==> flow/design.v <==
module LMFE ( clk, reset, Din, in_en, busy, out_valid, Dout, mem_cen, mem_wen, mem_addr, mem_d, mem_q);
input   clk;
input   reset;
input   in_en;
output  busy;
output  out_valid;
input   [7:0]  Din;
output  [7:0]  Dout;
output  mem_cen;
output  mem_wen;
output  [9:0]  mem_addr;
output  [7:0]  mem_d;
input   [7:0]  mem_q;
wire [7:0] med_d_w;
wire med_en_w;
wire med_del_w;
wire newline_w;
control MainCT( .clk(clk), .rst(reset), .data_in(Din), .in_en(in_en), .busy(busy), .med_data(med_d_w), .med_en(med_en_w), .med_del(med_del_w), .cen(mem_cen), .wen(mem_wen), .addr(mem_addr), .memd(mem_d), .memq(mem_q), .out_valid(out_valid), .newline(newline_w));
insert_sort med(.clk(clk), .rst(reset) , .data_valid(med_en_w) , .data_in(med_d_w), .data_out(Dout), .del_valid(med_del_w), .newline(newline_w)); 
endmodule
module insert_sort(clk,rst,data_valid,data_in,data_out,del_valid,newline); 
input clk,rst,data_valid,del_valid,newline;
input [7:0]data_in;
output [7:0] data_out;
reg [7:0] in_r;
reg [6:0] counter_r;
wire [6:0] counter_w;
reg [1:0] state_r,state_w;
reg [7:0] list_r [48:0];
reg [7:0] list_w [48:0];
wire [48:0] pos_w;
integer i,k; 
parameter S_idle=3'd0;
parameter S_load=3'd1;
parameter S_done=3'd2;
parameter S_dele=3'd3;
assign pos_w[0]=(in_r>list_r[0]);
assign pos_w[1]=(in_r>list_r[1]);
assign pos_w[2]=(in_r>list_r[2]);
assign pos_w[3]=(in_r>list_r[3]);
assign pos_w[4]=(in_r>list_r[4]);
assign pos_w[5]=(in_r>list_r[5]);
assign pos_w[6]=(in_r>list_r[6]);
assign pos_w[7]=(in_r>list_r[7]);
assign pos_w[8]=(in_r>list_r[8]);
assign pos_w[9]=(in_r>list_r[9]);
assign pos_w[10]=(in_r>list_r[10]);
assign pos_w[11]=(in_r>list_r[11]);
assign pos_w[12]=(in_r>list_r[12]);
assign pos_w[13]=(in_r>list_r[13]);
assign pos_w[14]=(in_r>list_r[14]);
assign pos_w[15]=(in_r>list_r[15]);
assign pos_w[16]=(in_r>list_r[16]);
assign pos_w[17]=(in_r>list_r[17]);
assign pos_w[18]=(in_r>list_r[18]);
assign pos_w[19]=(in_r>list_r[19]);
assign pos_w[20]=(in_r>list_r[20]);
assign pos_w[21]=(in_r>list_r[21]);
assign pos_w[22]=(in_r>list_r[22]);
assign pos_w[23]=(in_r>list_r[23]);
assign pos_w[24]=(in_r>list_r[24]);
assign pos_w[25]=(in_r>list_r[25]);
assign pos_w[26]=(in_r>list_r[26]);
assign pos_w[27]=(in_r>list_r[27]);
assign pos_w[28]=(in_r>list_r[28]);
assign pos_w[29]=(in_r>list_r[29]);
assign pos_w[30]=(in_r>list_r[30]);
assign pos_w[31]=(in_r>list_r[31]);
assign pos_w[32]=(in_r>list_r[32]);
assign pos_w[33]=(in_r>list_r[33]);
assign pos_w[34]=(in_r>list_r[34]);
assign pos_w[35]=(in_r>list_r[35]);
assign pos_w[36]=(in_r>list_r[36]);
assign pos_w[37]=(in_r>list_r[37]);
assign pos_w[38]=(in_r>list_r[38]);
assign pos_w[39]=(in_r>list_r[39]);
assign pos_w[40]=(in_r>list_r[40]);
assign pos_w[41]=(in_r>list_r[41]);
assign pos_w[42]=(in_r>list_r[42]);
assign pos_w[43]=(in_r>list_r[43]);
assign pos_w[44]=(in_r>list_r[44]);
assign pos_w[45]=(in_r>list_r[45]);
assign pos_w[46]=(in_r>list_r[46]);
assign pos_w[47]=(in_r>list_r[47]);
assign pos_w[48]=(in_r>list_r[48]);
assign counter_w=(state_r==S_load)?counter_r+7'b1:7'b0;
assign data_out=list_r[24];
always@(*)
begin
	case(state_r)
		S_idle:  
		begin
			list_w[0]=list_r[0];
			list_w[1]=list_r[1];
			list_w[2]=list_r[2];
			list_w[3]=list_r[3];
			list_w[4]=list_r[4];
			list_w[5]=list_r[5];
			list_w[6]=list_r[6];
			list_w[7]=list_r[7];
			list_w[8]=list_r[8];
			list_w[9]=list_r[9];
			list_w[10]=list_r[10];
			list_w[11]=list_r[11];
			list_w[12]=list_r[12];
			list_w[13]=list_r[13];
			list_w[14]=list_r[14];
			list_w[15]=list_r[15];
			list_w[16]=list_r[16];
			list_w[17]=list_r[17];
			list_w[18]=list_r[18];
			list_w[19]=list_r[19];
			list_w[20]=list_r[20];
			list_w[21]=list_r[21];
			list_w[22]=list_r[22];
			list_w[23]=list_r[23];
			list_w[24]=list_r[24];
			list_w[25]=list_r[25];
			list_w[26]=list_r[26];
			list_w[27]=list_r[27];
			list_w[28]=list_r[28];
			list_w[29]=list_r[29];
			list_w[30]=list_r[30];
			list_w[31]=list_r[31];
			list_w[32]=list_r[32];
			list_w[33]=list_r[33];
			list_w[34]=list_r[34];
			list_w[35]=list_r[35];
			list_w[36]=list_r[36];
			list_w[37]=list_r[37];
			list_w[38]=list_r[38];
			list_w[39]=list_r[39];
			list_w[40]=list_r[40];
			list_w[41]=list_r[41];
			list_w[42]=list_r[42];
			list_w[43]=list_r[43];	
			list_w[44]=list_r[44];
			list_w[45]=list_r[45];
			list_w[46]=list_r[46];
			list_w[47]=list_r[47];
			list_w[48]=list_r[48];		
		end
		S_load:
		begin
			list_w[0]=((state_r==S_load)&&(pos_w[0]==1'b1))?list_r[0]:in_r;
			list_w[1]=(pos_w[1]==1'b1)?list_r[1]:((pos_w[0]==1'b1)&&(pos_w[1]==1'b0))?in_r:list_r[0];
			list_w[2]=(pos_w[2]==1'b1)?list_r[2]:((pos_w[1]==1'b1)&&(pos_w[2]==1'b0))?in_r:list_r[1];
			list_w[3]=(pos_w[3]==1'b1)?list_r[3]:((pos_w[2]==1'b1)&&(pos_w[3]==1'b0))?in_r:list_r[2];
			list_w[4]=(pos_w[4]==1'b1)?list_r[4]:((pos_w[3]==1'b1)&&(pos_w[4]==1'b0))?in_r:list_r[3];
			list_w[5]=(pos_w[5]==1'b1)?list_r[5]:((pos_w[4]==1'b1)&&(pos_w[5]==1'b0))?in_r:list_r[4];
			list_w[6]=(pos_w[6]==1'b1)?list_r[6]:((pos_w[5]==1'b1)&&(pos_w[6]==1'b0))?in_r:list_r[5];
			list_w[7]=(pos_w[7]==1'b1)?list_r[7]:((pos_w[6]==1'b1)&&(pos_w[7]==1'b0))?in_r:list_r[6];
			list_w[8]=(pos_w[8]==1'b1)?list_r[8]:((pos_w[7]==1'b1)&&(pos_w[8]==1'b0))?in_r:list_r[7];
			list_w[9]=(pos_w[9]==1'b1)?list_r[9]:((pos_w[8]==1'b1)&&(pos_w[9]==1'b0))?in_r:list_r[8];
			list_w[10]=(pos_w[10]==1'b1)?list_r[10]:((pos_w[9]==1'b1)&&(pos_w[10]==1'b0))?in_r:list_r[9];
			list_w[11]=(pos_w[11]==1'b1)?list_r[11]:((pos_w[10]==1'b1)&&(pos_w[11]==1'b0))?in_r:list_r[10];
			list_w[12]=(pos_w[12]==1'b1)?list_r[12]:((pos_w[11]==1'b1)&&(pos_w[12]==1'b0))?in_r:list_r[11];
			list_w[13]=(pos_w[13]==1'b1)?list_r[13]:((pos_w[12]==1'b1)&&(pos_w[13]==1'b0))?in_r:list_r[12];
			list_w[14]=(pos_w[14]==1'b1)?list_r[14]:((pos_w[13]==1'b1)&&(pos_w[14]==1'b0))?in_r:list_r[13];
			list_w[15]=(pos_w[15]==1'b1)?list_r[15]:((pos_w[14]==1'b1)&&(pos_w[15]==1'b0))?in_r:list_r[14];
			list_w[16]=(pos_w[16]==1'b1)?list_r[16]:((pos_w[15]==1'b1)&&(pos_w[16]==1'b0))?in_r:list_r[15];
			list_w[17]=(pos_w[17]==1'b1)?list_r[17]:((pos_w[16]==1'b1)&&(pos_w[17]==1'b0))?in_r:list_r[16];
			list_w[18]=(pos_w[18]==1'b1)?list_r[18]:((pos_w[17]==1'b1)&&(pos_w[18]==1'b0))?in_r:list_r[17];
			list_w[19]=(pos_w[19]==1'b1)?list_r[19]:((pos_w[18]==1'b1)&&(pos_w[19]==1'b0))?in_r:list_r[18];
			list_w[20]=(pos_w[20]==1'b1)?list_r[20]:((pos_w[19]==1'b1)&&(pos_w[20]==1'b0))?in_r:list_r[19];
			list_w[21]=(pos_w[21]==1'b1)?list_r[21]:((pos_w[20]==1'b1)&&(pos_w[21]==1'b0))?in_r:list_r[20];
			list_w[22]=(pos_w[22]==1'b1)?list_r[22]:((pos_w[21]==1'b1)&&(pos_w[22]==1'b0))?in_r:list_r[21];
			list_w[23]=(pos_w[23]==1'b1)?list_r[23]:((pos_w[22]==1'b1)&&(pos_w[23]==1'b0))?in_r:list_r[22];
			list_w[24]=(pos_w[24]==1'b1)?list_r[24]:((pos_w[23]==1'b1)&&(pos_w[24]==1'b0))?in_r:list_r[23];
			list_w[25]=(pos_w[25]==1'b1)?list_r[25]:((pos_w[24]==1'b1)&&(pos_w[25]==1'b0))?in_r:list_r[24];
			list_w[26]=(pos_w[26]==1'b1)?list_r[26]:((pos_w[25]==1'b1)&&(pos_w[26]==1'b0))?in_r:list_r[25];
			list_w[27]=(pos_w[27]==1'b1)?list_r[27]:((pos_w[26]==1'b1)&&(pos_w[27]==1'b0))?in_r:list_r[26];
			list_w[28]=(pos_w[28]==1'b1)?list_r[28]:((pos_w[27]==1'b1)&&(pos_w[28]==1'b0))?in_r:list_r[27];
			list_w[29]=(pos_w[29]==1'b1)?list_r[29]:((pos_w[28]==1'b1)&&(pos_w[29]==1'b0))?in_r:list_r[28];
			list_w[30]=(pos_w[30]==1'b1)?list_r[30]:((pos_w[29]==1'b1)&&(pos_w[30]==1'b0))?in_r:list_r[29];
			list_w[31]=(pos_w[31]==1'b1)?list_r[31]:((pos_w[30]==1'b1)&&(pos_w[31]==1'b0))?in_r:list_r[30];	
			list_w[32]=(pos_w[32]==1'b1)?list_r[32]:((pos_w[31]==1'b1)&&(pos_w[32]==1'b0))?in_r:list_r[31];
			list_w[33]=(pos_w[33]==1'b1)?list_r[33]:((pos_w[32]==1'b1)&&(pos_w[33]==1'b0))?in_r:list_r[32];	
			list_w[34]=(pos_w[34]==1'b1)?list_r[34]:((pos_w[33]==1'b1)&&(pos_w[34]==1'b0))?in_r:list_r[33];
			list_w[35]=(pos_w[35]==1'b1)?list_r[35]:((pos_w[34]==1'b1)&&(pos_w[35]==1'b0))?in_r:list_r[34];	
			list_w[36]=(pos_w[36]==1'b1)?list_r[36]:((pos_w[35]==1'b1)&&(pos_w[36]==1'b0))?in_r:list_r[35];
			list_w[37]=(pos_w[37]==1'b1)?list_r[37]:((pos_w[36]==1'b1)&&(pos_w[37]==1'b0))?in_r:list_r[36];	
			list_w[38]=(pos_w[38]==1'b1)?list_r[38]:((pos_w[37]==1'b1)&&(pos_w[38]==1'b0))?in_r:list_r[37];
			list_w[39]=(pos_w[39]==1'b1)?list_r[39]:((pos_w[38]==1'b1)&&(pos_w[39]==1'b0))?in_r:list_r[38];	
			list_w[40]=(pos_w[40]==1'b1)?list_r[40]:((pos_w[39]==1'b1)&&(pos_w[40]==1'b0))?in_r:list_r[39];
			list_w[41]=(pos_w[41]==1'b1)?list_r[41]:((pos_w[40]==1'b1)&&(pos_w[41]==1'b0))?in_r:list_r[40];	
			list_w[42]=(pos_w[42]==1'b1)?list_r[42]:((pos_w[41]==1'b1)&&(pos_w[42]==1'b0))?in_r:list_r[41];
			list_w[43]=(pos_w[43]==1'b1)?list_r[43]:((pos_w[42]==1'b1)&&(pos_w[43]==1'b0))?in_r:list_r[42];	
			list_w[44]=(pos_w[44]==1'b1)?list_r[44]:((pos_w[43]==1'b1)&&(pos_w[44]==1'b0))?in_r:list_r[43];
			list_w[45]=(pos_w[45]==1'b1)?list_r[45]:((pos_w[44]==1'b1)&&(pos_w[45]==1'b0))?in_r:list_r[44];	
			list_w[46]=(pos_w[46]==1'b1)?list_r[46]:((pos_w[45]==1'b1)&&(pos_w[46]==1'b0))?in_r:list_r[45];
			list_w[47]=(pos_w[47]==1'b1)?list_r[47]:((pos_w[46]==1'b1)&&(pos_w[47]==1'b0))?in_r:list_r[46];				
			list_w[48]=(pos_w[48]==1'b1)?list_r[48]:((pos_w[47]==1'b1)&&(pos_w[48]==1'b0))?in_r:list_r[47];					
		end
		S_done:
		begin
			list_w[0]=list_r[0];
			list_w[1]=list_r[1];
			list_w[2]=list_r[2];
			list_w[3]=list_r[3];
			list_w[4]=list_r[4];
			list_w[5]=list_r[5];
			list_w[6]=list_r[6];
			list_w[7]=list_r[7];
			list_w[8]=list_r[8];
			list_w[9]=list_r[9];
			list_w[10]=list_r[10];
			list_w[11]=list_r[11];
			list_w[12]=list_r[12];
			list_w[13]=list_r[13];
			list_w[14]=list_r[14];
			list_w[15]=list_r[15];
			list_w[16]=list_r[16];
			list_w[17]=list_r[17];
			list_w[18]=list_r[18];
			list_w[19]=list_r[19];
			list_w[20]=list_r[20];
			list_w[21]=list_r[21];
			list_w[22]=list_r[22];
			list_w[23]=list_r[23];
			list_w[24]=list_r[24];
			list_w[25]=list_r[25];
			list_w[26]=list_r[26];
			list_w[27]=list_r[27];
			list_w[28]=list_r[28];
			list_w[29]=list_r[29];
			list_w[30]=list_r[30];
			list_w[31]=list_r[31];
			list_w[32]=list_r[32];
			list_w[33]=list_r[33];
			list_w[34]=list_r[34];
			list_w[35]=list_r[35];
			list_w[36]=list_r[36];
			list_w[37]=list_r[37];
			list_w[38]=list_r[38];
			list_w[39]=list_r[39];
			list_w[40]=list_r[40];
			list_w[41]=list_r[41];
			list_w[42]=list_r[42];
			list_w[43]=list_r[43];	
			list_w[44]=list_r[44];
			list_w[45]=list_r[45];
			list_w[46]=list_r[46];
			list_w[47]=list_r[47];
			list_w[48]=list_r[48];					
		end
		S_dele:
		begin
			list_w[0]=(pos_w[0]==1'b1)?list_r[0]:list_r[1];
			list_w[1]=(pos_w[1]==1'b1)?list_r[1]:list_r[2];
			list_w[2]=(pos_w[2]==1'b1)?list_r[2]:list_r[3];
			list_w[3]=(pos_w[3]==1'b1)?list_r[3]:list_r[4];
			list_w[4]=(pos_w[4]==1'b1)?list_r[4]:list_r[5];
			list_w[5]=(pos_w[5]==1'b1)?list_r[5]:list_r[6];
			list_w[6]=(pos_w[6]==1'b1)?list_r[6]:list_r[7];
			list_w[7]=(pos_w[7]==1'b1)?list_r[7]:list_r[8];
			list_w[8]=(pos_w[8]==1'b1)?list_r[8]:list_r[9];
			list_w[9]=(pos_w[9]==1'b1)?list_r[9]:list_r[10];
			list_w[10]=(pos_w[10]==1'b1)?list_r[10]:list_r[11];
			list_w[11]=(pos_w[11]==1'b1)?list_r[11]:list_r[12];
			list_w[12]=(pos_w[12]==1'b1)?list_r[12]:list_r[13];
			list_w[13]=(pos_w[13]==1'b1)?list_r[13]:list_r[14];
			list_w[14]=(pos_w[14]==1'b1)?list_r[14]:list_r[15];
			list_w[15]=(pos_w[15]==1'b1)?list_r[15]:list_r[16];
			list_w[16]=(pos_w[16]==1'b1)?list_r[16]:list_r[17];
			list_w[17]=(pos_w[17]==1'b1)?list_r[17]:list_r[18];
			list_w[18]=(pos_w[18]==1'b1)?list_r[18]:list_r[19];
			list_w[19]=(pos_w[19]==1'b1)?list_r[19]:list_r[20];
			list_w[20]=(pos_w[20]==1'b1)?list_r[20]:list_r[21];
			list_w[21]=(pos_w[21]==1'b1)?list_r[21]:list_r[22];
			list_w[22]=(pos_w[22]==1'b1)?list_r[22]:list_r[23];
			list_w[23]=(pos_w[23]==1'b1)?list_r[23]:list_r[24];
			list_w[24]=(pos_w[24]==1'b1)?list_r[24]:list_r[25];
			list_w[25]=(pos_w[25]==1'b1)?list_r[25]:list_r[26];
			list_w[26]=(pos_w[26]==1'b1)?list_r[26]:list_r[27];
			list_w[27]=(pos_w[27]==1'b1)?list_r[27]:list_r[28];
			list_w[28]=(pos_w[28]==1'b1)?list_r[28]:list_r[29];
			list_w[29]=(pos_w[29]==1'b1)?list_r[29]:list_r[30];
			list_w[30]=(pos_w[30]==1'b1)?list_r[30]:list_r[31];
			list_w[31]=(pos_w[31]==1'b1)?list_r[31]:list_r[32];
			list_w[32]=(pos_w[32]==1'b1)?list_r[32]:list_r[33];
			list_w[33]=(pos_w[33]==1'b1)?list_r[33]:list_r[34];
			list_w[34]=(pos_w[34]==1'b1)?list_r[34]:list_r[35];
			list_w[35]=(pos_w[35]==1'b1)?list_r[35]:list_r[36];
			list_w[36]=(pos_w[36]==1'b1)?list_r[36]:list_r[37];
			list_w[37]=(pos_w[37]==1'b1)?list_r[37]:list_r[38];
			list_w[38]=(pos_w[38]==1'b1)?list_r[38]:list_r[39];
			list_w[39]=(pos_w[39]==1'b1)?list_r[39]:list_r[40];
			list_w[40]=(pos_w[40]==1'b1)?list_r[40]:list_r[41];
			list_w[41]=(pos_w[41]==1'b1)?list_r[41]:list_r[42];
			list_w[42]=(pos_w[42]==1'b1)?list_r[42]:list_r[43];
			list_w[43]=(pos_w[43]==1'b1)?list_r[43]:list_r[44];
			list_w[44]=(pos_w[44]==1'b1)?list_r[44]:list_r[45];
			list_w[45]=(pos_w[45]==1'b1)?list_r[45]:list_r[46];
			list_w[46]=(pos_w[46]==1'b1)?list_r[46]:list_r[47];
			list_w[47]=(pos_w[47]==1'b1)?list_r[47]:list_r[48];
			list_w[48]=(pos_w[48]==1'b1)?list_r[48]:8'd255;			
		end	
		default:
		begin
			list_w[0]=list_r[0];
			list_w[1]=list_r[1];
			list_w[2]=list_r[2];
			list_w[3]=list_r[3];
			list_w[4]=list_r[4];
			list_w[5]=list_r[5];
			list_w[6]=list_r[6];
			list_w[7]=list_r[7];
			list_w[8]=list_r[8];
			list_w[9]=list_r[9];
			list_w[10]=list_r[10];
			list_w[11]=list_r[11];
			list_w[12]=list_r[12];
			list_w[13]=list_r[13];
			list_w[14]=list_r[14];
			list_w[15]=list_r[15];
			list_w[16]=list_r[16];
			list_w[17]=list_r[17];
			list_w[18]=list_r[18];
			list_w[19]=list_r[19];
			list_w[20]=list_r[20];
			list_w[21]=list_r[21];
			list_w[22]=list_r[22];
			list_w[23]=list_r[23];
			list_w[24]=list_r[24];
			list_w[25]=list_r[25];
			list_w[26]=list_r[26];
			list_w[27]=list_r[27];
			list_w[28]=list_r[28];
			list_w[29]=list_r[29];
			list_w[30]=list_r[30];
			list_w[31]=list_r[31];
			list_w[32]=list_r[32];
			list_w[33]=list_r[33];
			list_w[34]=list_r[34];
			list_w[35]=list_r[35];
			list_w[36]=list_r[36];
			list_w[37]=list_r[37];
			list_w[38]=list_r[38];
			list_w[39]=list_r[39];
			list_w[40]=list_r[40];
			list_w[41]=list_r[41];
			list_w[42]=list_r[42];
			list_w[43]=list_r[43];	
			list_w[44]=list_r[44];
			list_w[45]=list_r[45];
			list_w[46]=list_r[46];
			list_w[47]=list_r[47];
			list_w[48]=list_r[48];
		end
	endcase		
end
always@(*)
begin
	case(state_r)
		S_idle: begin if(data_valid) state_w=S_load; else if(del_valid) state_w=S_dele; else state_w=S_idle; end
		S_load: begin if(data_valid) state_w=S_load; else state_w=S_done; end
		S_dele: begin if(del_valid) state_w=S_dele; else state_w=S_done; end
		S_done: begin if(del_valid) state_w=S_dele; else if(data_valid) state_w=S_load; else state_w=S_idle; end
		default: state_w=state_r;
	endcase
end
always@(posedge clk or posedge rst)
begin
	if(rst)
	begin
		in_r<=7'b0;
		counter_r<=7'b0;
        state_r<=2'b0;	
		list_r[0]<=8'd0;
		list_r[1]<=8'd0;		
		list_r[2]<=8'd0;		
		list_r[3]<=8'd0;		
		list_r[4]<=8'd0;		
		list_r[5]<=8'd0;		
		list_r[6]<=8'd0;		
		list_r[7]<=8'd0;		
		list_r[8]<=8'd0;		
		list_r[9]<=8'd0;		
		list_r[10]<=8'd0;		
		list_r[11]<=8'd0;		
		list_r[12]<=8'd0;		
		list_r[13]<=8'd0;		
		list_r[14]<=8'd0;		
		list_r[15]<=8'd0;		
		list_r[16]<=8'd0;		
		list_r[17]<=8'd0;		
		list_r[18]<=8'd0;		
		list_r[19]<=8'd0;		
		list_r[20]<=8'd0;		
		list_r[21]<=8'd255;		
		list_r[22]<=8'd255;		
		list_r[23]<=8'd255;		
		list_r[24]<=8'd255;		
		list_r[25]<=8'd255;		
		list_r[26]<=8'd255;		
		list_r[27]<=8'd255;		
		list_r[28]<=8'd255;		
		list_r[29]<=8'd255;		
		list_r[30]<=8'd255;		
		list_r[31]<=8'd255;		
		list_r[32]<=8'd255;		
		list_r[33]<=8'd255;		
		list_r[34]<=8'd255;		
		list_r[35]<=8'd255;		
		list_r[36]<=8'd255;		
		list_r[37]<=8'd255;		
		list_r[38]<=8'd255;		
		list_r[39]<=8'd255;		
		list_r[40]<=8'd255;		
		list_r[41]<=8'd255;		
		list_r[42]<=8'd255;		
		list_r[43]<=8'd255;		
		list_r[44]<=8'd255;		
		list_r[45]<=8'd255;		
		list_r[46]<=8'd255;		
		list_r[47]<=8'd255;		
		list_r[48]<=8'd255;		
	end
	else if(newline)
	begin
		in_r<=7'b0;
		counter_r<=7'b0;
        state_r<=2'b0;	
		list_r[0]<=8'd0;
		list_r[1]<=8'd0;		
		list_r[2]<=8'd0;		
		list_r[3]<=8'd0;		
		list_r[4]<=8'd0;		
		list_r[5]<=8'd0;		
		list_r[6]<=8'd0;		
		list_r[7]<=8'd0;		
		list_r[8]<=8'd0;		
		list_r[9]<=8'd0;		
		list_r[10]<=8'd0;		
		list_r[11]<=8'd0;		
		list_r[12]<=8'd0;		
		list_r[13]<=8'd0;		
		list_r[14]<=8'd0;		
		list_r[15]<=8'd0;		
		list_r[16]<=8'd0;		
		list_r[17]<=8'd0;		
		list_r[18]<=8'd0;		
		list_r[19]<=8'd0;		
		list_r[20]<=8'd0;		
		list_r[21]<=8'd255;		
		list_r[22]<=8'd255;		
		list_r[23]<=8'd255;		
		list_r[24]<=8'd255;		
		list_r[25]<=8'd255;		
		list_r[26]<=8'd255;		
		list_r[27]<=8'd255;		
		list_r[28]<=8'd255;		
		list_r[29]<=8'd255;		
		list_r[30]<=8'd255;		
		list_r[31]<=8'd255;		
		list_r[32]<=8'd255;		
		list_r[33]<=8'd255;		
		list_r[34]<=8'd255;		
		list_r[35]<=8'd255;		
		list_r[36]<=8'd255;		
		list_r[37]<=8'd255;		
		list_r[38]<=8'd255;		
		list_r[39]<=8'd255;		
		list_r[40]<=8'd255;		
		list_r[41]<=8'd255;		
		list_r[42]<=8'd255;		
		list_r[43]<=8'd255;		
		list_r[44]<=8'd255;		
		list_r[45]<=8'd255;		
		list_r[46]<=8'd255;		
		list_r[47]<=8'd255;		
		list_r[48]<=8'd255;		
	end	
	else
	begin	
		in_r<=data_in;
		counter_r<=counter_w;
        state_r<=state_w;	
		list_r[0]<=list_w[0];
		list_r[1]<=list_w[1];		
		list_r[2]<=list_w[2];		
		list_r[3]<=list_w[3];		
		list_r[4]<=list_w[4];		
		list_r[5]<=list_w[5];		
		list_r[6]<=list_w[6];		
		list_r[7]<=list_w[7];		
		list_r[8]<=list_w[8];		
		list_r[9]<=list_w[9];		
		list_r[10]<=list_w[10];
		list_r[11]<=list_w[11];
		list_r[12]<=list_w[12];
		list_r[13]<=list_w[13];
		list_r[14]<=list_w[14];
		list_r[15]<=list_w[15];
		list_r[16]<=list_w[16];
		list_r[17]<=list_w[17];
		list_r[18]<=list_w[18];
		list_r[19]<=list_w[19];
		list_r[20]<=list_w[20];
		list_r[21]<=list_w[21];
		list_r[22]<=list_w[22];
		list_r[23]<=list_w[23];
		list_r[24]<=list_w[24];
		list_r[25]<=list_w[25];
		list_r[26]<=list_w[26];
		list_r[27]<=list_w[27];
		list_r[28]<=list_w[28];
		list_r[29]<=list_w[29];
		list_r[30]<=list_w[30];
		list_r[31]<=list_w[31];
		list_r[32]<=list_w[32];
		list_r[33]<=list_w[33];
		list_r[34]<=list_w[34];
		list_r[35]<=list_w[35];
		list_r[36]<=list_w[36];
		list_r[37]<=list_w[37];
		list_r[38]<=list_w[38];
		list_r[39]<=list_w[39];
		list_r[40]<=list_w[40];
		list_r[41]<=list_w[41];
		list_r[42]<=list_w[42];
		list_r[43]<=list_w[43];
		list_r[44]<=list_w[44];
		list_r[45]<=list_w[45];
		list_r[46]<=list_w[46];
		list_r[47]<=list_w[47];
		list_r[48]<=list_w[48];	
	end
end
endmodule
module control ( clk, rst, data_in, in_en, busy, med_data, med_en, med_del, cen, wen, addr, memd, memq, out_valid, newline);
input   clk;
input   rst;
input   in_en;
input   [7:0] data_in;
input   [7:0] memq;
output  [7:0] memd;
output  cen;
output  wen;
output  busy;
output  med_en;
output  med_del;
output  newline;
output  out_valid;
output  [7:0] med_data;
output  [9:0] addr;
parameter S_init=3'd0;
parameter S_prep=3'd1;
parameter S_getw=3'd2;
parameter S_work=3'd3;
parameter S_endl=3'd4;
reg [2:0] state_r,state_w;
reg [6:0] counter_row_r;
wire [6:0] counter_row_w;
reg [6:0] counter_col_r;
wire [6:0] counter_col_w;
reg [6:0] countwin_row_r;
wire [6:0] countwin_row_w;
reg [6:0] countwin_col_r;
wire [6:0] countwin_col_w;
reg wen_r;
reg wen_w;
reg cen_r;
reg cen_w;
reg [9:0] addr_r;
reg [9:0] addr_w;
reg [7:0] work_counter;
reg [5:0] getw_counter;
wire [5:0] getw_counter_w;
reg busy_r;
reg busy_w;
reg out_v_r;
reg out_v_w;
reg med_en_r,med_en_w;
reg med_del_r,med_del_w;
reg [7:0] med_data_r,med_data_w;
integer k;
reg [7:0] data_r;
wire [7:0] data_w;
reg readfin;
wire readfin_w;
wire [6:0] mask_row;
wire [2:0] addr_shift_0;
wire [2:0] addr_shift_1;
wire [2:0] addr_shift_2;
wire [2:0] addr_shift_3;
wire [2:0] addr_shift_4;
wire [2:0] addr_shift_5;
wire [2:0] addr_shift_6;
wire [2:0] addr_shift_7;
assign busy=busy_r;
assign wen=wen_r;
assign cen=cen_r;
assign memd=data_r;
assign med_data=med_data_r;
assign med_del=med_del_r;
assign med_en=med_en_r;
assign counter_col_w=(in_en)?counter_col_r+7'b1:counter_col_r;
assign counter_row_w=(in_en&&counter_col_r==7'd127)?counter_row_r+7'b1:counter_row_r;
assign countwin_col_w=(out_valid)?countwin_col_r+7'b1:countwin_col_r;
assign countwin_row_w=(countwin_col_w==7'd0 && out_valid)?countwin_row_r+7'b1:countwin_row_r;
assign mask_row=(countwin_row_w==7'd0)?7'b000_0_111:(countwin_row_w==7'd1)?7'b000_0_011:(countwin_row_w==7'd2)?7'b000_0_001:(countwin_row_w==7'd125)?7'b100_0_000:(countwin_row_w==7'd126)?7'b110_0_000:(countwin_row_w==7'd127)?7'b111_0_000:7'b0;
assign addr_shift_0=(countwin_row_w[2:0]==3'd5)?(countwin_row_w[5:3]+3'd1):(countwin_row_w[2:0]==3'd6)?(countwin_row_w[5:3]+3'd1):(countwin_row_w[2:0]==3'd7)?(countwin_row_w[5:3]+3'd1):countwin_row_w[5:3];
assign addr_shift_1=(countwin_row_w[2:0]==3'd6)?(countwin_row_w[5:3]+3'd1):(countwin_row_w[2:0]==3'd7)?(countwin_row_w[5:3]+3'd1):countwin_row_w[5:3];
assign addr_shift_2=(countwin_row_w[2:0]==3'd7)?(countwin_row_w[5:3]+3'd1):countwin_row_w[5:3];
assign addr_shift_3=countwin_row_w[5:3];
assign addr_shift_4=countwin_row_w[5:3];
assign addr_shift_5=(countwin_row_w[2:0]==3'd0)?(countwin_row_w[5:3]-3'd1):countwin_row_w[5:3];	
assign addr_shift_6=(countwin_row_w[2:0]==3'd1)?(countwin_row_w[5:3]-3'd1):(countwin_row_w[2:0]==3'd0)?(countwin_row_w[5:3]-3'd1):countwin_row_w[5:3];
assign addr_shift_7=(countwin_row_w[2:0]==3'd2)?(countwin_row_w[5:3]-3'd1):(countwin_row_w[2:0]==3'd1)?(countwin_row_w[5:3]-3'd1):(countwin_row_w[2:0]==3'd0)?(countwin_row_w[5:3]-3'd1):countwin_row_w[5:3];
assign out_valid=(work_counter==8'd34)?1'b1:(getw_counter==5'd19)?1'b1:1'b0;
assign newline=(state_r==S_endl)?1'b1:1'b0;
assign data_w=(in_en)?data_in:data_r;
assign getw_counter_w=(state_r==S_getw)?(getw_counter<19)?getw_counter+5'd1:5'd0:5'd0;
assign readfin_w=(counter_col_r==7'd127 && counter_row_r ==7'd127)?1'b1:readfin;
assign addr=addr_r;
always@(*)
begin
	case(state_r)
	S_endl:
	begin
		busy_w=1'b1;
		cen_w=1'b0;
		wen_w=(readfin==1'b0)?1'b0:1'b1;
		addr_w=(readfin==1'b0)?{counter_row_r[2:0],7'b0}:{countwin_row_r[2:0],countwin_col_r};
		med_en_w=1'd0;
		med_del_w=1'd0;
		med_data_w=8'd255;
	end
	S_prep:
	begin
		busy_w=1'b0;
		cen_w=1'b0;	
		wen_w=1'b0;	
		addr_w={counter_row_r[2:0],counter_col_r};
		med_en_w=1'd0;
		med_del_w=1'd0;
		med_data_w=8'd255;
	end
	S_init:
	begin
		busy_w=1'b0;
		cen_w=1'b0;
		wen_w=1'b0;	
		addr_w=10'd0;
		med_en_w=1'd0;
		med_del_w=1'd0;
		med_data_w=8'd255;		
	end
	S_getw:
	begin
		busy_w=1'b1;		
		cen_w=1'b0;
		wen_w=1'b1;	
		case(getw_counter)
			5'd0: begin addr_w={(countwin_row_r[2:0]-3'd3),countwin_col_r-7'd4}; end
			5'd1: begin addr_w={(countwin_row_r[2:0]-3'd2),countwin_col_r-7'd4}; end
			5'd2: begin addr_w={(countwin_row_r[2:0]-3'd1),countwin_col_r-7'd4}; end		
			5'd3: begin addr_w={(countwin_row_r[2:0]),countwin_col_r-7'd4}; end
			5'd4: begin addr_w={(countwin_row_r[2:0]+3'd1),countwin_col_r-7'd4}; end
			5'd5: begin addr_w={(countwin_row_r[2:0]+3'd2),countwin_col_r-7'd4}; end	
			5'd6: begin addr_w={(countwin_row_r[2:0]+3'd3),countwin_col_r-7'd4}; end
			5'd8: begin addr_w={(countwin_row_r[2:0]-3'd3),countwin_col_r+7'd3}; end
			5'd9: begin addr_w={(countwin_row_r[2:0]-3'd2),countwin_col_r+7'd3}; end
			5'd10: begin addr_w={(countwin_row_r[2:0]-3'd1),countwin_col_r+7'd3}; end
			5'd11: begin addr_w={(countwin_row_r[2:0]),countwin_col_r+7'd3}; end
			5'd12: begin addr_w={(countwin_row_r[2:0]+3'd1),countwin_col_r+7'd3}; end
			5'd13: begin addr_w={(countwin_row_r[2:0]+3'd2),countwin_col_r+7'd3}; end
			5'd14: begin addr_w={(countwin_row_r[2:0]+3'd3),countwin_col_r+7'd3}; end
			default: begin addr_w=addr_r; end
		endcase
		case(getw_counter)	
			5'd1: begin med_data_w=(mask_row[0])?8'd0:(countwin_col_r>3)?memq:8'd0; med_en_w=1'd0; med_del_w=1'd1; end
			5'd2: begin med_data_w=(mask_row[1])?8'd0:(countwin_col_r>3)?memq:8'd0; med_en_w=1'd0; med_del_w=1'd1; end
			5'd3: begin med_data_w=(mask_row[2])?8'd0:(countwin_col_r>3)?memq:8'd0; med_en_w=1'd0; med_del_w=1'd1; end	
			5'd4: begin med_data_w=(mask_row[3])?8'd0:(countwin_col_r>3)?memq:8'd0; med_en_w=1'd0; med_del_w=1'd1; end
			5'd5: begin med_data_w=(mask_row[4])?8'd0:(countwin_col_r>3)?memq:8'd0; med_en_w=1'd0; med_del_w=1'd1; end
			5'd6: begin med_data_w=(mask_row[5])?8'd0:(countwin_col_r>3)?memq:8'd0; med_en_w=1'd0; med_del_w=1'd1; end
			5'd7: begin med_data_w=(mask_row[6])?8'd0:(countwin_col_r>3)?memq:8'd0; med_en_w=1'd0; med_del_w=1'd1; end
			5'd9: begin med_data_w=(mask_row[0])?8'd0:(countwin_col_r<=124)?memq:8'd0; med_en_w=1'd1; med_del_w=1'd0; end
			5'd10: begin med_data_w=(mask_row[1])?8'd0:(countwin_col_r<=124)?memq:8'd0; med_en_w=1'd1; med_del_w=1'd0; end
			5'd11: begin med_data_w=(mask_row[2])?8'd0:(countwin_col_r<=124)?memq:8'd0; med_en_w=1'd1; med_del_w=1'd0; end
			5'd12: begin med_data_w=(mask_row[3])?8'd0:(countwin_col_r<=124)?memq:8'd0; med_en_w=1'd1; med_del_w=1'd0; end
			5'd13: begin med_data_w=(mask_row[4])?8'd0:(countwin_col_r<=124)?memq:8'd0; med_en_w=1'd1; med_del_w=1'd0; end
			5'd14: begin med_data_w=(mask_row[5])?8'd0:(countwin_col_r<=124)?memq:8'd0; med_en_w=1'd1; med_del_w=1'd0; end
			5'd15: begin med_data_w=(mask_row[6])?8'd0:(countwin_col_r<=124)?memq:8'd0; med_en_w=1'd1; med_del_w=1'd0; end	
			default: begin med_data_w=8'd255; med_en_w=1'd0; med_del_w=1'd0; end
		endcase
	end
	S_work:
	begin	
		busy_w=1'b1;	
		cen_w=1'b0;
		wen_w=1'b1;
		med_del_w=1'b0;	
		case(work_counter)
			8'd0: begin addr_w={(countwin_row_r[2:0]-3'd3),countwin_col_r}; end
			8'd1: begin addr_w={(countwin_row_r[2:0]-3'd2),countwin_col_r}; end
			8'd2: begin addr_w={(countwin_row_r[2:0]-3'd1),countwin_col_r}; end		
			8'd3: begin addr_w={(countwin_row_r[2:0]),countwin_col_r}; end
			8'd4: begin addr_w={(countwin_row_r[2:0]+3'd1),countwin_col_r}; end
			8'd5: begin addr_w={(countwin_row_r[2:0]+3'd2),countwin_col_r}; end	
			8'd6: begin addr_w={(countwin_row_r[2:0]+3'd3),countwin_col_r}; end
			8'd8: begin addr_w={(countwin_row_r[2:0]-3'd3),countwin_col_r+7'd1}; end
			8'd9: begin addr_w={(countwin_row_r[2:0]-3'd2),countwin_col_r+7'd1}; end
			8'd10: begin addr_w={(countwin_row_r[2:0]-3'd1),countwin_col_r+7'd1}; end
			8'd11: begin addr_w={(countwin_row_r[2:0]),countwin_col_r+7'd1}; end
			8'd12: begin addr_w={(countwin_row_r[2:0]+3'd1),countwin_col_r+7'd1}; end
			8'd13: begin addr_w={(countwin_row_r[2:0]+3'd2),countwin_col_r+7'd1}; end
			8'd14: begin addr_w={(countwin_row_r[2:0]+3'd3),countwin_col_r+7'd1}; end
			8'd16: begin addr_w={(countwin_row_r[2:0]-3'd3),countwin_col_r+7'd2}; end
			8'd17: begin addr_w={(countwin_row_r[2:0]-3'd2),countwin_col_r+7'd2}; end
			8'd18: begin addr_w={(countwin_row_r[2:0]-3'd1),countwin_col_r+7'd2}; end
			8'd19: begin addr_w={(countwin_row_r[2:0]),countwin_col_r+7'd2}; end
			8'd20: begin addr_w={(countwin_row_r[2:0]+3'd1),countwin_col_r+7'd2}; end
			8'd21: begin addr_w={(countwin_row_r[2:0]+3'd2),countwin_col_r+7'd2}; end
			8'd22: begin addr_w={(countwin_row_r[2:0]+3'd3),countwin_col_r+7'd2}; end	
			8'd24: begin addr_w={(countwin_row_r[2:0]-3'd3),countwin_col_r+7'd3}; end
			8'd25: begin addr_w={(countwin_row_r[2:0]-3'd2),countwin_col_r+7'd3}; end
			8'd26: begin addr_w={(countwin_row_r[2:0]-3'd1),countwin_col_r+7'd3}; end
			8'd27: begin addr_w={(countwin_row_r[2:0]),countwin_col_r+7'd3}; end
			8'd28: begin addr_w={(countwin_row_r[2:0]+3'd1),countwin_col_r+7'd3}; end
			8'd29: begin addr_w={(countwin_row_r[2:0]+3'd2),countwin_col_r+7'd3}; end
			8'd30: begin addr_w={(countwin_row_r[2:0]+3'd3),countwin_col_r+7'd3}; end
			default: begin addr_w=addr_r; end
		endcase
		case(work_counter)	
			8'd1: begin med_data_w=(mask_row[0])?8'd0:memq; med_en_w=1'd1; end
			8'd2: begin med_data_w=(mask_row[1])?8'd0:memq; med_en_w=1'd1; end
			8'd3: begin med_data_w=(mask_row[2])?8'd0:memq; med_en_w=1'd1; end	
			8'd4: begin med_data_w=(mask_row[3])?8'd0:memq; med_en_w=1'd1; end
			8'd5: begin med_data_w=(mask_row[4])?8'd0:memq; med_en_w=1'd1; end
			8'd6: begin med_data_w=(mask_row[5])?8'd0:memq; med_en_w=1'd1; end
			8'd7: begin med_data_w=(mask_row[6])?8'd0:memq; med_en_w=1'd1; end
			8'd9: begin med_data_w=(mask_row[0])?8'd0:memq; med_en_w=1'd1; end
			8'd10: begin med_data_w=(mask_row[1])?8'd0:memq; med_en_w=1'd1; end
			8'd11: begin med_data_w=(mask_row[2])?8'd0:memq; med_en_w=1'd1; end
			8'd12: begin med_data_w=(mask_row[3])?8'd0:memq; med_en_w=1'd1; end
			8'd13: begin med_data_w=(mask_row[4])?8'd0:memq; med_en_w=1'd1; end
			8'd14: begin med_data_w=(mask_row[5])?8'd0:memq; med_en_w=1'd1; end
			8'd15: begin med_data_w=(mask_row[6])?8'd0:memq; med_en_w=1'd1; end	
			8'd17: begin med_data_w=(mask_row[0])?8'd0:memq; med_en_w=1'd1; end
			8'd18: begin med_data_w=(mask_row[1])?8'd0:memq; med_en_w=1'd1; end
			8'd19: begin med_data_w=(mask_row[2])?8'd0:memq; med_en_w=1'd1; end
			8'd20: begin med_data_w=(mask_row[3])?8'd0:memq; med_en_w=1'd1; end
			8'd21: begin med_data_w=(mask_row[4])?8'd0:memq; med_en_w=1'd1; end
			8'd22: begin med_data_w=(mask_row[5])?8'd0:memq; med_en_w=1'd1; end
			8'd23: begin med_data_w=(mask_row[6])?8'd0:memq; med_en_w=1'd1; end	
			8'd25: begin med_data_w=(mask_row[0])?8'd0:memq; med_en_w=1'd1; end
			8'd26: begin med_data_w=(mask_row[1])?8'd0:memq; med_en_w=1'd1; end
			8'd27: begin med_data_w=(mask_row[2])?8'd0:memq; med_en_w=1'd1; end
			8'd28: begin med_data_w=(mask_row[3])?8'd0:memq; med_en_w=1'd1; end
			8'd29: begin med_data_w=(mask_row[4])?8'd0:memq; med_en_w=1'd1; end
			8'd30: begin med_data_w=(mask_row[5])?8'd0:memq; med_en_w=1'd1; end
			8'd31: begin med_data_w=(mask_row[6])?8'd0:memq; med_en_w=1'd1; end
			default: begin med_data_w=8'd255; med_en_w=1'd0; end
		endcase	
	end
	default:
	begin
		busy_w=1'b0;
		cen_w=1'b1;
		wen_w=1'b0;
		addr_w=10'd0;
		med_en_w=1'd0;
		med_del_w=1'd0;
		med_data_w=8'd255;					
	end
	endcase
end
always@(*)
begin
	case(state_r)
		S_init: begin if(in_en) state_w=S_prep; else state_w=S_init; end
		S_prep: begin if(counter_col_r==7'd127 && counter_row_r>7'd3) state_w=S_work; else state_w=S_prep;end
		S_getw: 
		begin 
			if(countwin_col_r==7'd127 && countwin_row_r<7'd127 && getw_counter==5'd19) state_w=S_endl; 
			else if(countwin_col_r==7'd127 && countwin_row_r==7'd127 && getw_counter==5'd19) state_w=S_init; 
			else state_w=S_getw; 
		end
		S_work: begin if(work_counter==8'd33) state_w=S_getw; else state_w=S_work; end
		S_endl: begin if(readfin==1'b0)state_w=S_prep; else state_w=S_work; end
		default:state_w=state_r;
	endcase
end
always@(posedge clk or posedge rst)
begin
	if(rst)
	begin
		readfin<=1'b0;
		state_r<=S_init;
		addr_r<=10'd0;
		out_v_r<=1'b0;
		cen_r<=8'd0;
		wen_r<=8'd0;
		med_en_r<=1'b0;
		med_del_r<=1'b0;
		med_data_r<=8'd0;
		work_counter<=8'd0;
		getw_counter<=5'd0;
		busy_r<=1'b0;
		data_r<=8'd0;
		counter_col_r<=7'b0;
		counter_row_r<=7'b0;
		countwin_col_r<=7'b0;
		countwin_row_r<=7'b0;		
	end
	else
	begin
		readfin<=readfin_w;	
		state_r<=state_w;
		addr_r<=addr_w;
		out_v_r<=1'b0;
		med_data_r<=med_data_w;
		cen_r<=cen_w;
		wen_r<=wen_w;
		med_en_r<=med_en_w;		
		med_del_r<=med_del_w;		
		work_counter<=(state_r==S_work && !in_en)?work_counter+8'd1:8'd0;	
		getw_counter<=getw_counter_w;
		busy_r<=busy_w;
		data_r<=data_w;
		counter_col_r<=counter_col_w;
		counter_row_r<=counter_row_w;		
		countwin_col_r<=countwin_col_w;
		countwin_row_r<=countwin_row_w;	
	end
end
endmodule
==> reports on LMFE <==
* Reports on LMFE
Each step is given for the RTL above and for the edited RTL.
"before" refers to lines of the RTL above, "after" to lines of the edited file.
"difference" is "after" less "before", of the values as shown; "rel. change" is that difference over "before", in percent.
Not given: -
- Top module :: LMFE
- Clock :: clk
- Standard-cell library :: sky130hd
- Library corner :: tt_025C_1v80

* Edit of the RTL
The edit as a unified diff against the file above.
The edit is scripted: it alters the design's behaviour and was not made to optimise anything.
#+begin_src diff
@@ -16,5 +16,13 @@
 wire med_del_w;
 wire newline_w;
-control MainCT( .clk(clk), .rst(reset), .data_in(Din), .in_en(in_en), .busy(busy), .med_data(med_d_w), .med_en(med_en_w), .med_del(med_del_w), .cen(mem_cen), .wen(mem_wen), .addr(mem_addr), .memd(mem_d), .memq(mem_q), .out_valid(out_valid), .newline(newline_w));
+wire newline_w_a, newline_w_b;
+wire med_en_w_a, med_en_w_b;
+wire med_del_w_a, med_del_w_b;
+control MainCT( .clk(clk), .rst(reset), .data_in(Din), .in_en(in_en), .busy(busy), .med_data(med_d_w), .med_en(med_en_w_a), .med_del(med_del_w_a), .cen(mem_cen), .wen(mem_wen), .addr(mem_addr), .memd(mem_d), .memq(mem_q), .out_valid(out_valid), .newline(newline_w_a));
+control MainCT_alt (.clk(clk), .rst(reset), .data_in(Din), .in_en(~in_en), .med_en(med_en_w_b),
+    .med_del(med_del_w_b), .memq(mem_q), .newline(newline_w_b));
+assign newline_w = newline_w_a ^ newline_w_b;
+assign med_en_w = med_en_w_a ^ med_en_w_b;
+assign med_del_w = med_del_w_a ^ med_del_w_b;
 insert_sort med(.clk(clk), .rst(reset) , .data_valid(med_en_w) , .data_in(med_d_w), .data_out(Dout), .del_valid(med_del_w), .newline(newline_w)); 
 endmodule
#+end_src

* After elaboration
Yosys after proc, flatten, opt, wreduce and memory -nomap, before mapping. Print and check cells are not counted.
** Word-level totals
- register bits :: before 479, after 527, difference +48, rel. change +10.02%
- input port bits :: before 19, after 19, difference 0, rel. change 0.00%
- output and inout bits :: before 30, after 30, difference 0, rel. change 0.00%
- word-level cells :: before 793, after 903, difference +110, rel. change +13.87%
** Operators by class
- add/subtract/negate cells :: before 15, after 21, difference +6, rel. change +40.00%
- order comparisons :: before 54, after 57, difference +3, rel. change +5.56%
- eq/ne operators :: before 166, after 219, difference +53, rel. change +31.93%
- mux-type cells :: before 313, after 332, difference +19, rel. change +6.07%
- bitwise gates (word level) :: before 48, after 52, difference +4, rel. change +8.33%
- reductions and logical operators :: before 130, after 145, difference +15, rel. change +11.54%
** Operator list
- 8-bit by 5-bit == test with 1-bit output (second input constant) :: before 16, after 30, difference +14, rel. change +87.50%
- 1-bit logical AND :: before 58, after 67, difference +9, rel. change +15.52%
- 1-bit two-way mux :: before 14, after 23, difference +9, rel. change +64.29%
- 6-bit by 4-bit == test with 1-bit output (second input constant) :: before 8, after 15, difference +7, rel. change +87.50%
- 8-bit by 4-bit == test with 1-bit output (second input constant) :: before 8, after 15, difference +7, rel. change +87.50%
- 7-bit == test (second input constant) :: before 7, after 11, difference +4, rel. change +57.14%
- 7-bit by 1-bit adder with 7-bit output (second input constant) :: before 4, after 8, difference +4, rel. change +100.00%
- 6-bit by 3-bit == test with 1-bit output (second input constant) :: before 4, after 8, difference +4, rel. change +100.00%
- 8-bit by 3-bit == test with 1-bit output (second input constant) :: before 4, after 8, difference +4, rel. change +100.00%
- 2-bit two-way mux :: before 8, after 11, difference +3, rel. change +37.50%
- 1-bit bitwise XOR :: before 0, after 3, difference +3
- 3-bit by 2-bit == test with 1-bit output (second input constant) :: before 2, after 4, difference +2, rel. change +100.00%
- 6-bit by 2-bit == test with 1-bit output (second input constant) :: before 2, after 4, difference +2, rel. change +100.00%
- 8-bit by 2-bit == test with 1-bit output (second input constant) :: before 2, after 4, difference +2, rel. change +100.00%
- 8-bit by 6-bit == test with 1-bit output (second input constant) :: before 2, after 4, difference +2, rel. change +100.00%
- 6-bit two-way mux :: before 2, after 4, difference +2, rel. change +100.00%
- 7-bit OR reduction :: before 2, after 4, difference +2, rel. change +100.00%
- 8-bit two-way mux :: before 220, after 221, difference +1, rel. change +0.45%
- 1-bit NOT :: before 48, after 49, difference +1, rel. change +2.08%
- 7-bit two-way mux :: before 8, after 9, difference +1, rel. change +12.50%
- 7-bit by 2-bit > comparator with 1-bit output (second input constant) :: before 2, after 3, difference +1, rel. change +50.00%
- 7-bit zero test :: before 2, after 3, difference +1, rel. change +50.00%
- 1-bit case mux with 2-bit select :: before 2, after 3, difference +1, rel. change +50.00%
- 6-bit by 1-bit adder with 6-bit output (second input constant) :: before 1, after 2, difference +1, rel. change +100.00%
- 8-bit by 1-bit adder with 8-bit output (second input constant) :: before 1, after 2, difference +1, rel. change +100.00%
- 3-bit by 1-bit == test with 1-bit output (second input constant) :: before 1, after 2, difference +1, rel. change +100.00%
- 3-bit == test (second input constant) :: before 1, after 2, difference +1, rel. change +100.00%
- 6-bit by 1-bit == test with 1-bit output (second input constant) :: before 1, after 2, difference +1, rel. change +100.00%
The list need not be complete.

* Longest topological paths
Yosys ltp: most cells in a row. Word level: on the elaborated netlist, between registers, memories and ports. Mapped: between sequential cells and ports; inverters and the memories' decode and read muxes count.
** Depth
- depth in word-level cells :: before 17, after 17, difference 0, rel. change 0.00%
- ABC_AREA :: before 0, after 0
- gate-level depth with buffers :: before 15, after 14, difference -1, rel. change -6.67%
- depth with buffers taken out :: before 11, after 11, difference 0, rel. change 0.00%

* After synthesis
Source: synth_stat.txt of the flow (Yosys; design flattened, memories mapped). It holds for the ABC_AREA given above (unset counts as 0); a run with the other value may have another netlist.
** Cells by type
- sky130_fd_sc_hd__mux2i_1 :: before 307, after 494, difference +187, rel. change +60.91%
- sky130_fd_sc_hd__nand3_1 :: before 280, after 118, difference -162, rel. change -57.86%
- sky130_fd_sc_hd__o21ai_0 :: before 382, after 249, difference -133, rel. change -34.82%
- sky130_fd_sc_hd__a22o_1 :: before 44, after 175, difference +131, rel. change +297.73%
- sky130_fd_sc_hd__nand2_1 :: before 412, after 293, difference -119, rel. change -28.88%
- sky130_fd_sc_hd__a32o_1 :: before 108, after 2, difference -106, rel. change -98.15%
- sky130_fd_sc_hd__nor2_1 :: before 159, after 251, difference +92, rel. change +57.86%
- sky130_fd_sc_hd__a21oi_1 :: before 151, after 232, difference +81, rel. change +53.64%
- sky130_fd_sc_hd__mux2_2 :: before 51, after 126, difference +75, rel. change +147.06%
- sky130_fd_sc_hd__o21a_1 :: before 139, after 81, difference -58, rel. change -41.73%
- sky130_fd_sc_hd__clkbuf_1 :: before 204, after 152, difference -52, rel. change -25.49%
- sky130_fd_sc_hd__dfrtp_1 :: before 257, after 306, difference +49, rel. change +19.07%
- sky130_fd_sc_hd__o22a_1 :: before 187, after 144, difference -43, rel. change -22.99%
- sky130_fd_sc_hd__xnor2_1 :: before 26, after 56, difference +30, rel. change +115.38%
- sky130_fd_sc_hd__nand2b_1 :: before 35, after 10, difference -25, rel. change -71.43%
- sky130_fd_sc_hd__and3_1 :: before 36, after 13, difference -23, rel. change -63.89%
- sky130_fd_sc_hd__nand4_1 :: before 39, after 60, difference +21, rel. change +53.85%
- sky130_fd_sc_hd__buf_1 :: before 11, after 29, difference +18, rel. change +163.64%
The list need not be complete.
** Synthesis totals
- mapped cells :: before 4313, after 4260, difference -53, rel. change -1.23%
- cell area after synthesis (um2) :: before 37945.1, after 39900.8, difference +1955.7, rel. change +5.15%
- sequential area (um2) :: before 12369.4, after 13621.8, difference +1252.4, rel. change +10.12%
- mapped flip-flops :: before 483, after 533, difference +50, rel. change +10.35%
- buffers :: before 221, after 186, difference -35, rel. change -15.84%
By module: a second synthesis without flattening, with its own total; a netlist apart from the flattened one above.
** Unflattened totals
- cells (unflattened synthesis) :: before 4814, after 5433, difference +619, rel. change +12.86%
- area (unflattened synthesis) (um2) :: before 41113.2, after 46510.9, difference +5397.7, rel. change +13.13%
Rows give one instance, submodules left out.
** Modules, before
- insert_sort :: instances 1, cells 4199, area 35745.5 um2, sequential area 10391.2 um2
- control :: instances 1, cells 615, area 5367.6 um2, sequential area 1978.1 um2
- LMFE :: instances 1, cells 0, area 0.0 um2, sequential area 0.0 um2
** Modules, after
- insert_sort :: instances 1, cells 4199, area 35745.5 um2, sequential area 10391.2 um2
- control :: instances 2, cells 615, area 5367.6 um2, sequential area 1978.1 um2
- LMFE :: instances 1, cells 4, area 30.0 um2, sequential area 0.0 um2

* Worst setup path after synthesis
Path of least setup slack by OpenSTA after synthesis, without wires, with an ideal clock, recovery checks aside; 20% of the period is set as input and as output delay. Where synthesis merged equal registers, the netlist keeps one of their names.
** Path after synthesis
- kind :: before reg2reg, after reg2reg
- start point :: before register med.in_r[0], after register med.in_r[0]
- end point :: before register med.list_r[7][0], after register med.list_r[29][0]
- clock period (ps) :: before 6000, after 6000, difference 0, rel. change 0.00%
- setup time (ps) :: before 122, after 80, difference -42
- launch time at the first pin (ps) :: before 0, after 0, difference 0
- data arrival time (ps) :: before 4016, after 3697, difference -319, rel. change -7.94%
- required time (ps) :: before 5878, after 5920, difference +42, rel. change +0.71%
- path slack (ps) :: before 1863, after 2223, difference +360
- path delay (ps) :: before 4138, after 3777, difference -361, rel. change -8.72%
- driving pins on the path :: before 14, after 13, difference -1, rel. change -7.14%
- path buffers :: before 2, after 1, difference -1, rel. change -50.00%
- period reached after synthesis (ps) :: before 4137, after 3777, difference -360, rel. change -8.70%
"path delay" is the arrival time less input delay plus setup time.
"driving pins on the path": output pins that drive a net of the path, with the launching flip-flop's if there is one; two outputs of one cell count as two.
"period reached after synthesis" = period - worst setup slack (recovery checks aside). The figure is calculated, with input and output delays left at 20% of the set period.
The rows between start and end are the longest chain of elaborated cells between them; the timing report does not say that the signal goes this way. Where chains are equally long, one stands for them.
Each line given opens the expression or statement behind the cell; cells for indexed reads and writes are added by Yosys, which also makes memories of some case tables.
A register here has more assigning lines than the two given.
Between the ends, after synthesis, before:
- Path through :: sky130_fd_sc_hd__dfrtp_1 -> sky130_fd_sc_hd__clkbuf_1 -> sky130_fd_sc_hd__inv_1 -> sky130_fd_sc_hd__clkbuf_1 -> sky130_fd_sc_hd__ha_1 -> sky130_fd_sc_hd__nor2b_1 -> sky130_fd_sc_hd__o21a_1 -> sky130_fd_sc_hd__o21a_1 -> sky130_fd_sc_hd__o21ai_0 -> sky130_fd_sc_hd__nand3b_1 -> sky130_fd_sc_hd__a21oi_1 -> sky130_fd_sc_hd__mux2i_1 -> sky130_fd_sc_hd__nand2_1 -> sky130_fd_sc_hd__a32o_1
- Length of the longest elaborated chain :: 7
- Elaborated cells between the ends (all ways) :: 12
- RTL lines with such cells :: 6
- Those cells by class :: compare (2); eq/ne (2); mux (5); logic (1); reduce/logical (2)
** Ends and longest elaborated chain, after synthesis, before
- from (decl) :: line 25 : reg [7:0] in_r;
- from (assign) :: line 367 : in_r<=7'b0;
- from (assign) :: line 477 : in_r<=data_in;
- 8-bit > comparator :: line 44 : assign pos_w[7]=(in_r>list_r[7]);
- 1-bit NOT :: line 152 : list_w[7]=(pos_w[7]==1'b1)?list_r[7]:((pos_w[6]==1'b1)&&(pos_w[7]==1'b0))?in_r:list_r[6];
- 1-bit logical AND :: line 152
- 8-bit two-way mux x2 :: line 152
- 8-bit case mux with 2-bit select :: line 90 : case(state_r)
- 8-bit two-way mux :: line 420 : else if(newline)
- to (assign) :: line 432 : list_r[7]<=8'd0;
- to (assign) :: line 487 : list_r[7]<=list_w[7];
- to (decl) :: line 29 : reg [7:0] list_r [48:0];
Between the ends, after synthesis, after:
- Path through :: sky130_fd_sc_hd__dfrtp_1 -> sky130_fd_sc_hd__clkbuf_1 -> sky130_fd_sc_hd__inv_1 -> sky130_fd_sc_hd__ha_1 -> sky130_fd_sc_hd__nor2b_1 -> sky130_fd_sc_hd__o21a_1 -> sky130_fd_sc_hd__o21a_1 -> sky130_fd_sc_hd__o21ai_0 -> sky130_fd_sc_hd__nand3b_1 -> sky130_fd_sc_hd__a21oi_1 -> sky130_fd_sc_hd__mux2_2 -> sky130_fd_sc_hd__mux2_2 -> sky130_fd_sc_hd__o22a_1
- Length of the longest elaborated chain :: 7
- Elaborated cells between the ends (all ways) :: 12
- RTL lines with such cells :: 6
- Those cells by class :: compare (2); eq/ne (2); mux (5); logic (1); reduce/logical (2)
** Ends and longest elaborated chain, after synthesis, after
- from (decl) :: line 33 : reg [7:0] in_r;
- from (assign) :: line 375 : in_r<=7'b0;
- from (assign) :: line 485 : in_r<=data_in;
- 8-bit > comparator :: line 74 : assign pos_w[29]=(in_r>list_r[29]);
- 1-bit NOT :: line 182 : list_w[29]=(pos_w[29]==1'b1)?list_r[29]:((pos_w[28]==1'b1)&&(pos_w[29]==1'b0))?in_r:list_r[28];
- 1-bit logical AND :: line 182
- 8-bit two-way mux x2 :: line 182
- 8-bit case mux with 2-bit select :: line 98 : case(state_r)
- 8-bit two-way mux :: line 428 : else if(newline)
- to (assign) :: line 407 : list_r[29]<=8'd255;
- to (assign) :: line 517 : list_r[29]<=list_w[29];
- to (decl) :: line 37 : reg [7:0] list_r [48:0];

* Path in the finished layout
From the final timing report of the runs of set A: the path of least setup slack in the routed layout; clock arrival at registers is part of the times.
The report prints the path's times to 10 ps; the period is as set.
** Path post-layout
- kind :: before reg2reg, after reg2reg
- start point :: before register MainCT.countwin_col_r[0], after register MainCT.countwin_col_r[0]
- end point :: before register MainCT.med_data_r[2], after register MainCT.med_data_r[6]
- clock period (ps) :: before 4210, after 4210, difference 0, rel. change 0.00%
- setup time (ps) :: before 110, after 140, difference +30
- launch time at the first pin (ps) :: before 640, after 640, difference 0, rel. change 0.00%
- data arrival time (ps) :: before 4250, after 4490, difference +240, rel. change +5.65%
- required time (ps) :: before 4750, after 4700, difference -50, rel. change -1.05%
- path slack (ps) :: before 490, after 220, difference -270
- driving pins on the path :: before 12, after 12, difference 0, rel. change 0.00%
- path buffers :: before 1, after 1, difference 0, rel. change 0.00%
The rows between start and end are the longest chain of elaborated cells between them; the timing report does not say that the signal goes this way. Where chains are equally long, one stands for them.
Between the ends, post-layout, before:
- Path through :: sky130_fd_sc_hd__dfrtp_1 -> sky130_fd_sc_hd__inv_1 -> sky130_fd_sc_hd__ha_1 -> sky130_fd_sc_hd__nor4_2 -> sky130_fd_sc_hd__o2111ai_2 -> sky130_fd_sc_hd__buf_4 -> sky130_fd_sc_hd__o31a_1 -> sky130_fd_sc_hd__a211oi_4 -> sky130_fd_sc_hd__a21oi_1 -> sky130_fd_sc_hd__a2111oi_2 -> sky130_fd_sc_hd__o211ai_2 -> sky130_fd_sc_hd__o21a_1
- Length of the longest elaborated chain :: 15
- Elaborated cells between the ends (all ways) :: 45
- Those cells by class :: add/sub (1); compare (2); eq/ne (5); mux (34); reduce/logical (3)
** Ends and longest elaborated chain, post-layout, before
- from (decl) :: line 560 : reg [6:0] countwin_col_r;
- from (assign) :: line 807 : countwin_col_r<=7'b0;
- from (assign) :: line 827 : countwin_col_r<=countwin_col_w;
- 7-bit by 1-bit adder with 7-bit output :: line 601 : assign countwin_col_w=(out_valid)?countwin_col_r+7'b1:countwin_col_r;
- 7-bit two-way mux :: line 601
- 7-bit zero test :: line 602 : assign countwin_row_w=(countwin_col_w==7'd0 && out_valid)?countwin_row_r+7'b1:countwin_row_r;
- 1-bit logical AND :: line 602
- 7-bit two-way mux :: line 602
- 7-bit == test :: line 603 : assign mask_row=(countwin_row_w==7'd0)?7'b000_0_111:(countwin_row_w==7'd1)?7'b000_0_011:(countwin_row_w==7'd2) ...
- 7-bit two-way mux x6 :: line 603
- 8-bit two-way mux :: line 735 : 8'd7: begin med_data_w=(mask_row[6])?8'd0:memq; med_en_w=1'd1; end
- 8-bit case mux with 7-bit select :: line 728 : case(work_counter)
- 8-bit case mux with 2-bit select :: line 620 : case(state_r)
- to (assign) :: line 800 : med_data_r<=8'd0;
- to (assign) :: line 816 : med_data_r<=med_data_w;
- to (decl) :: line 577 : reg [7:0] med_data_r,med_data_w;
Between the ends, post-layout, after:
- Path through :: sky130_fd_sc_hd__dfrtp_1 -> sky130_fd_sc_hd__ha_2 -> sky130_fd_sc_hd__and4_4 -> sky130_fd_sc_hd__xor2_1 -> sky130_fd_sc_hd__or4_1 -> sky130_fd_sc_hd__or4_4 -> sky130_fd_sc_hd__a222oi_1 -> sky130_fd_sc_hd__buf_4 -> sky130_fd_sc_hd__nand2_1 -> sky130_fd_sc_hd__a2111o_1 -> sky130_fd_sc_hd__o22ai_2 -> sky130_fd_sc_hd__a21oi_1
- Length of the longest elaborated chain :: 15
- Elaborated cells between the ends (all ways) :: 45
- Those cells by class :: add/sub (1); compare (2); eq/ne (5); mux (34); reduce/logical (3)
** Ends and longest elaborated chain, post-layout, after
- from (decl) :: line 568 : reg [6:0] countwin_col_r;
- from (assign) :: line 815 : countwin_col_r<=7'b0;
- from (assign) :: line 835 : countwin_col_r<=countwin_col_w;
- 7-bit by 1-bit adder with 7-bit output :: line 609 : assign countwin_col_w=(out_valid)?countwin_col_r+7'b1:countwin_col_r;
- 7-bit two-way mux :: line 609
- 7-bit zero test :: line 610 : assign countwin_row_w=(countwin_col_w==7'd0 && out_valid)?countwin_row_r+7'b1:countwin_row_r;
- 1-bit logical AND :: line 610
- 7-bit two-way mux :: line 610
- 7-bit == test :: line 611 : assign mask_row=(countwin_row_w==7'd0)?7'b000_0_111:(countwin_row_w==7'd1)?7'b000_0_011:(countwin_row_w==7'd2) ...
- 7-bit two-way mux x6 :: line 611
- 8-bit two-way mux :: line 743 : 8'd7: begin med_data_w=(mask_row[6])?8'd0:memq; med_en_w=1'd1; end
- 8-bit case mux with 7-bit select :: line 736 : case(work_counter)
- 8-bit case mux with 2-bit select :: line 628 : case(state_r)
- to (assign) :: line 808 : med_data_r<=8'd0;
- to (assign) :: line 824 : med_data_r<=med_data_w;
- to (decl) :: line 585 : reg [7:0] med_data_r,med_data_w;

* Flow runs
Both versions went through the flow (Yosys, OpenROAD) with the same settings in each pair. Constraints: input delay and output delay 20% of the set period each, output load 0.01 pF.
Flow settings, set A:
- CORE_UTILIZATION :: 40
- period_ns :: 4.21
- CAP_MARGIN :: 20
- CORE_MARGIN :: 2
- SLEW_MARGIN :: 20
** Final reports, set A
- cell area after synthesis (um2) :: before 37945.1, after 39900.8, difference +1955.7, rel. change +5.15%
- die outline area (um2) :: before 97344.0, after 102294.0, difference +4950.0, rel. change +5.09%
- standard-cell area after layout (um2) :: before 42426.9, after 45016.9, difference +2590.0, rel. change +6.10%
- utilization :: before 0.453, after 0.457, difference +0.004
- setup slack of the worst path (ps) :: before 492, after 216, difference -276
- smallest hold slack (ps) :: before 428, after 446, difference +18
Flow settings, set B:
- CORE_UTILIZATION :: 49
- CTS_CLUSTER_DIAMETER :: 174
- CTS_CLUSTER_SIZE :: 40
- GPL_ROUTABILITY_DRIVEN :: 0
- PLACE_DENSITY :: 0.6
- TNS_END_PERCENT :: 100
- period_ns :: 3.63
- CAP_MARGIN :: 20
- CORE_MARGIN :: 2
- SLEW_MARGIN :: 20
** Final reports, set B
- cell area after synthesis (um2) :: before 37945.1, after 39900.8, difference +1955.7, rel. change +5.15%
- die outline area (um2) :: before 79682.0, after 83729.2, difference +4047.2, rel. change +5.08%
- standard-cell area after layout (um2) :: before 41100.7, after 43431.7, difference +2331.0, rel. change +5.67%
- utilization :: before 0.533, after 0.539, difference +0.006
- setup slack of the worst path (ps) :: before 238, after 97, difference -141
- smallest hold slack (ps) :: before 430, after 469, difference +39
